==> flow/design.v <==
module fir_filter(
    input               		clk,
    input               		n_rst,
    input  		signed	[7:0] 	din,    
    output reg 	signed 	[7:0] 	dout 
);
localparam signed B0 = -24;
localparam signed B1 = -21;
localparam signed B2 =   0;
localparam signed B3 =  37;
localparam signed B4 =  80;
localparam signed B5 = 114;
localparam signed B6 = 127;
reg signed [7:0] din_d;
reg signed [7:0] din_d1;
reg signed [7:0] din_d2;
reg signed [7:0] din_d3;
reg signed [7:0] din_d4;
reg signed [7:0] din_d5;
reg signed [7:0] din_d6;
reg signed [7:0] din_d7;
reg signed [7:0] din_d8;
reg signed [7:0] din_d9;
reg signed [7:0] din_d10;
reg signed [7:0] din_d11;
reg signed [7:0] din_d12;
wire signed [8:0] sum_w0;
wire signed [8:0] sum_w1;
wire signed [8:0] sum_w2;
wire signed [8:0] sum_w3;
wire signed [8:0] sum_w4;
wire signed [8:0] sum_w5;
wire signed [8:0] sum_w6;
wire signed [16:0] mul_0;
wire signed [16:0] mul_1;
wire signed [16:0] mul_2;
wire signed [16:0] mul_3;
wire signed [16:0] mul_4;
wire signed [16:0] mul_5;
wire signed [16:0] mul_6;
reg signed [16:0] mul_0d;
reg signed [16:0] mul_1d;
reg signed [16:0] mul_2d;
reg signed [16:0] mul_3d;
reg signed [16:0] mul_4d;
reg signed [16:0] mul_5d;
reg signed [16:0] mul_6d;
wire signed [17:0] sum_w00;
wire signed [17:0] sum_w01;
wire signed [17:0] sum_w02;
wire signed [17:0] sum_w03;
reg signed [17:0] sum_w00d;
reg signed [17:0] sum_w01d;
reg signed [17:0] sum_w02d;
reg signed [17:0] sum_w03d;
wire signed [18:0] sum_w000;
wire signed [18:0] sum_w001;
wire signed [19:0] sum_all;
wire signed [7:0] sum_finish;
always @(posedge clk or negedge n_rst) begin
	if (!n_rst) begin 
		din_d <= 8'h0;
	end
	else begin 
		din_d <= din;
	end
end
always @(posedge clk or negedge n_rst) begin
    if (!n_rst) begin 
        dout <= 8'sd0;
	end
    else begin 
        dout <= sum_finish;
	end
end
always @(posedge clk or negedge n_rst) begin
    if (!n_rst) begin
        din_d1  <= 8'sd0; 
        din_d2  <= 8'sd0; 
        din_d3  <= 8'sd0; 
        din_d4  <= 8'sd0;
        din_d5  <= 8'sd0; 
        din_d6  <= 8'sd0; 
        din_d7  <= 8'sd0; 
        din_d8  <= 8'sd0;
        din_d9  <= 8'sd0; 
        din_d10 <= 8'sd0; 
        din_d11 <= 8'sd0; 
        din_d12 <= 8'sd0;
    end else begin
        din_d1  <= din_d;
        din_d2  <= din_d1;
        din_d3  <= din_d2;
        din_d4  <= din_d3;
        din_d5  <= din_d4;
        din_d6  <= din_d5;
        din_d7  <= din_d6;
        din_d8  <= din_d7;
        din_d9  <= din_d8;
        din_d10 <= din_d9;
        din_d11 <= din_d10;
        din_d12 <= din_d11;
    end
end
assign sum_w0 = $signed(din_d) + $signed(din_d12);
assign sum_w1 = $signed(din_d1) + $signed(din_d11);
assign sum_w2 = $signed(din_d2) + $signed(din_d10);
assign sum_w3 = $signed(din_d3) + $signed(din_d9);
assign sum_w4 = $signed(din_d4) + $signed(din_d8);
assign sum_w5 = $signed(din_d5) + $signed(din_d7);
assign sum_w6 = {din_d6[7], din_d6};   
assign mul_0 = $signed(B0) * $signed(sum_w0);
assign mul_1 = $signed(B1) * $signed(sum_w1);
assign mul_2 = $signed(B2) * $signed(sum_w2);
assign mul_3 = $signed(B3) * $signed(sum_w3);
assign mul_4 = $signed(B4) * $signed(sum_w4);
assign mul_5 = $signed(B5) * $signed(sum_w5);
assign mul_6 = $signed(B6) * $signed(sum_w6);
always @(posedge clk or negedge n_rst) begin
    if (!n_rst) begin 
        mul_0d <= 17'sd0;
        mul_1d <= 17'sd0;
        mul_2d <= 17'sd0;
        mul_3d <= 17'sd0;
        mul_4d <= 17'sd0;
        mul_5d <= 17'sd0;
        mul_6d <= 17'sd0;
    end 
	else begin 
        mul_0d <= mul_0;
        mul_1d <= mul_1;
        mul_2d <= mul_2;
        mul_3d <= mul_3;
        mul_4d <= mul_4;
        mul_5d <= mul_5;
        mul_6d <= mul_6;
    end
end
assign sum_w00 = $signed(mul_0d) + $signed(mul_1d); 
assign sum_w01 = $signed(mul_2d) + $signed(mul_3d); 
assign sum_w02 = $signed(mul_4d) + $signed(mul_5d);
assign sum_w03 = $signed(mul_6d);
always @(posedge clk or negedge n_rst) begin
    if (!n_rst) begin
        sum_w00d <= 18'sd0;
        sum_w01d <= 18'sd0;
        sum_w02d <= 18'sd0;
        sum_w03d <= 18'sd0;
    end 
	else begin
        sum_w00d <= sum_w00;
        sum_w01d <= sum_w01;
        sum_w02d <= sum_w02;
        sum_w03d <= sum_w03;
    end
end
assign sum_w000 = $signed(sum_w00d) + $signed(sum_w01d); 
assign sum_w001 = $signed(sum_w02d) + $signed(sum_w03d);
assign sum_all = $signed(sum_w000) + $signed(sum_w001);
assign sum_finish =	((sum_all[19]) && (sum_all[18:16] != 3'b111))? 8'h81 : 
 					((!sum_all[19]) && (sum_all[18:16] != 3'b000))? 8'h7F : sum_all[16:9];
endmodule
Step by step through the tools: fir_filter:

What the tools print for fir_filter, step after step.
Line numbers count from 1 in the design file above.
Operators: Yosys type, input widths -> output width; for muxes data width and select width s.
Library cell names are shortened.
A cell with -- has no value.

* top module: fir_filter
* clock input: clk
* standard-cell library: sky130hd
* library corner: tt_025C_1v80

Word-level counts:

Yosys after proc, flatten, opt, wreduce and memory -nomap, before mapping. Enables and synchronous resets that opt folds into registers are not counted as muxes. Memory bits, and registers merged into a memory's read port (data or address), are not among the register bits. Print and check cells are not counted. Equal cells are merged and count once.

* bits in registers: 266
* word-level cells: 47
* bits of input ports: 10
* output and inout port bits: 8

* muxes and demuxes: 2
* multiply operators: 6
* reductions and logical operators: 4
* equal/unequal tests: 1
* $add $sub $neg: 10

Operators with widths (count)
* $mul 7x9->16 const A: 2
* $mul 8x8->16 const A: 1
* $mul 6x9->15 const A: 1
* $mul 4x9->13 const A: 1
* $add 8x8->9: 5
* $mul 3x9->12 const A: 1
* $add 19x19->20: 1
* $add 18x16->19: 1
* $add 17x17->18: 1
* $add 16x16->17: 1
* $add 15x15->16: 1
* $mux 8: 2
* $ne 3x3->1 const B: 1
* $reduce_bool 3->1: 1
* $logic_and 1x1->1: 2
* $logic_not 1->1: 1

Depth:

Longest topological path by Yosys (ltp), each cell counted once; first at word level (registers and memories cut), then after technology mapping (sequential cells cut; the memories' decode and read muxes count).

* depth after elaboration: 6
* ABC_AREA: 0
* depth in mapped cells: 24
* gate-level depth less buffers: 24

Synthesis result:

The flow's flattened synthesis, as Yosys stat reports it; memories are mapped. The netlist is that of the ABC_AREA named above (0 if unset); the other value can give another one.

Cells by type
* dfrtp_1: count 263, area in all 6.58E+03 um2
* ha_1: count 277, area in all 3.47E+03 um2
* fa_1: count 84, area in all 1.68E+03 um2
* inv_1: count 255, area in all 957.168 um2
* xnor2_1: count 91, area in all 797.014 um2
* a21oi_1: count 86, area in all 430.413 um2
* a21o_1: count 41, area in all 307.795 um2
* xor2_1: count 33, area in all 289.027 um2
* o21bai_1: count 32, area in all 240.23 um2
* o21ai_0: count 34, area in all 170.163 um2
* nor2_1: count 42, area in all 157.651 um2
* nor2b_1: count 16, area in all 100.096 um2
* nor3_1: count 18, area in all 90.086 um2
* nand2_1: count 23, area in all 86.333 um2
* nand2b_1: count 12, area in all 75.072 um2
* o21a_1: count 10, area in all 75.072 um2
* a21boi_0: count 8, area in all 60.058 um2
* or2_2: count 6, area in all 37.536 um2

Other cell types: 29; their cells: 51.

* sequential area: 6581.3 um2
* standard cells after synthesis: 1382
* synthesis area: 16040.4 um2
* flip-flops: 263

Worst setup path after synthesis:

Source: OpenSTA report_checks on the synthesized netlist (no wires, ideal clock, input and output delay 20% of the period each), path of least setup slack; recovery checks are left aside. Register names are those of the netlist, which keeps one name where synthesis merged equal registers.

* kind: register to register
* from: register din_d3[0]
* to: register mul_3d[15]
* arrival time: 5085 ps
* path delay: 5167 ps
* path slack: 833 ps
* stages: 24
* required time: 5918 ps
* period: 6000 ps
* time at the first pin: 0 ps
* setup time: 82 ps
* synthesis period reached: 5167 ps

"path delay" is the arrival time less input delay plus setup time.
"stages": output pins that drive a net of the path, with the launching flip-flop's if there is one; two outputs of one cell count as two.
"synthesis period reached" is the clock period less the worst setup slack; recovery checks do not enter. This is arithmetic on one report: input and output delays are still those of the set period (20% each).
The rows between start and end are the longest chain of elaborated cells between them; the timing report does not say that the signal goes this way. Where chains are equally long, one stands for them.
Each line given opens the expression or statement behind the cell; cells for indexed reads and writes are added by Yosys, which also makes memories of some case tables.

* cells stage by stage: dfrtp_1 ha_1 inv_1 fa_1 inv_1 a21oi_1 o21bai_1 a21oi_1 o21bai_1 a211oi_1 mux2i_1 inv_1 ha_1 inv_1 fa_1 fa_1 inv_1 ha_1 and3_1 a21oi_1 o21ai_0 o21a_1 o21ai_0 xnor2_1
* length of the longest elaborated chain: 2
* elaborated cells between the ends (all ways): 2
* source lines of those cells: 2

Ends and longest elaborated chain, post-synthesis
* from (decl): RTL line 17 `reg signed [7:0] din_d3;`
* from (assign): RTL line 80 `din_d3  <= 8'sd0;`
* from (assign): RTL line 93 `din_d3  <= din_d2;`
* $add 8x8->9: RTL line 108 `assign sum_w3 = $signed(din_d3) + $signed(din_d9);`
* $mul 7x9->16: RTL line 115 `assign mul_3 = $signed(B3) * $signed(sum_w3);`
* to (assign): RTL line 124 `mul_3d <= 17'sd0;`
* to (assign): RTL line 133 `mul_3d <= mul_3;`
* to (decl): RTL line 44 `reg signed [16:0] mul_3d;`

Path in the finished layout:

Path of least setup slack in the final report of run A (OpenROAD, finished layout, wires in). Where an end is a register, its clock arrival counts in the times.
The path's times are printed in steps of 10 ps; the period is the one set.

* kind: register to register
* from: register din_d1[0]
* to: register mul_1d[14]
* required time: 9270 ps
* arrival time: 5990 ps
* path slack: 3280 ps
* time at the first pin: 550 ps
* stages: 23
* setup time: 70 ps
* period: 8790 ps

The rows between start and end are the longest chain of elaborated cells between them; the timing report does not say that the signal goes this way. Where chains are equally long, one stands for them.

* cells stage by stage: dfrtp_1 ha_1 fa_1 a21oi_1 nor2_1 nor2_1 o21bai_1 a21oi_1 xnor2_1 ha_1 fa_1 fa_1 ha_1 ha_1 a21o_1 a21oi_1 o21bai_1 a21oi_1 o21bai_1 a21oi_1 o21bai_1 a21oi_1 xnor2_1
* length of the longest elaborated chain: 2
* elaborated cells between the ends (all ways): 2
* source lines of those cells: 2

Ends and longest elaborated chain, after layout
* from (decl): RTL line 15 `reg signed [7:0] din_d1;`
* from (assign): RTL line 78 `din_d1  <= 8'sd0;`
* from (assign): RTL line 91 `din_d1  <= din_d;`
* $add 8x8->9: RTL line 106 `assign sum_w1 = $signed(din_d1) + $signed(din_d11);`
* $mul 6x9->15: RTL line 113 `assign mul_1 = $signed(B1) * $signed(sum_w1);`
* to (assign): RTL line 122 `mul_1d <= 17'sd0;`
* to (assign): RTL line 131 `mul_1d <= mul_1;`
* to (decl): RTL line 42 `reg signed [16:0] mul_1d;`

Hand-over note for fir_filter

2 stored runs of fir_filter in the flow (synthesis by Yosys, layout by OpenROAD, sky130hd cells), in arbitrary order. Constraints: input delay and output delay 20% of the set period each, output load 0.01 pF.
"period reached" is the run's clock period less its worst setup slack. It is reckoned from that one timing run; input and output delays stay at 20% of the period that was set.
By "time of the worst setup path" is meant the share of the clock period that the worst setup path is allowed (20% is reserved at inputs, 20% at outputs), minus its slack. Clock arrival times at its registers enter into it.
"time of the worst setup path" is given in steps of 10 ps.

### Run A

Settings: `CAP_MARGIN=15`, `CELL_PAD_IN_SITES_DETAIL_PLACEMENT=0`, `CORE_ASPECT_RATIO=1.93`, `CORE_MARGIN=4`, `CORE_UTILIZATION=24`, `CTS_CLUSTER_SIZE=66`, `GPL_TIMING_DRIVEN=1`, `PLACE_DENSITY=0.44`, `TNS_END_PERCENT=10`, `period_ns=8.79`, `SLEW_MARGIN=20`

- Synthesis area: 16040.4 um2
- Lowest hold slack: 343 ps
- Die size: 71261.1 um2
- Standard-cell area after layout: 18347.6 um2
- Worst setup slack after layout: 3279 ps
- Period reached: 5511 ps
- Time of the worst setup path: 5510 ps
- Worst setup path type: register to register
- Sum of negative setup slack: 0 ps

### Run B

Settings: `ABC_AREA=1`, `CELL_PAD_IN_SITES_DETAIL_PLACEMENT=2`, `CELL_PAD_IN_SITES_GLOBAL_PLACEMENT=2`, `CORE_UTILIZATION=58`, `GPL_ROUTABILITY_DRIVEN=0`, `MIN_ROUTING_LAYER=met1`, `PLACE_DENSITY_LB_ADDON=0.01`, `SLEW_MARGIN=40`, `period_ns=6.59`, `CAP_MARGIN=20`, `CORE_MARGIN=2`

No results, placement failed with a tool error.

End of note.
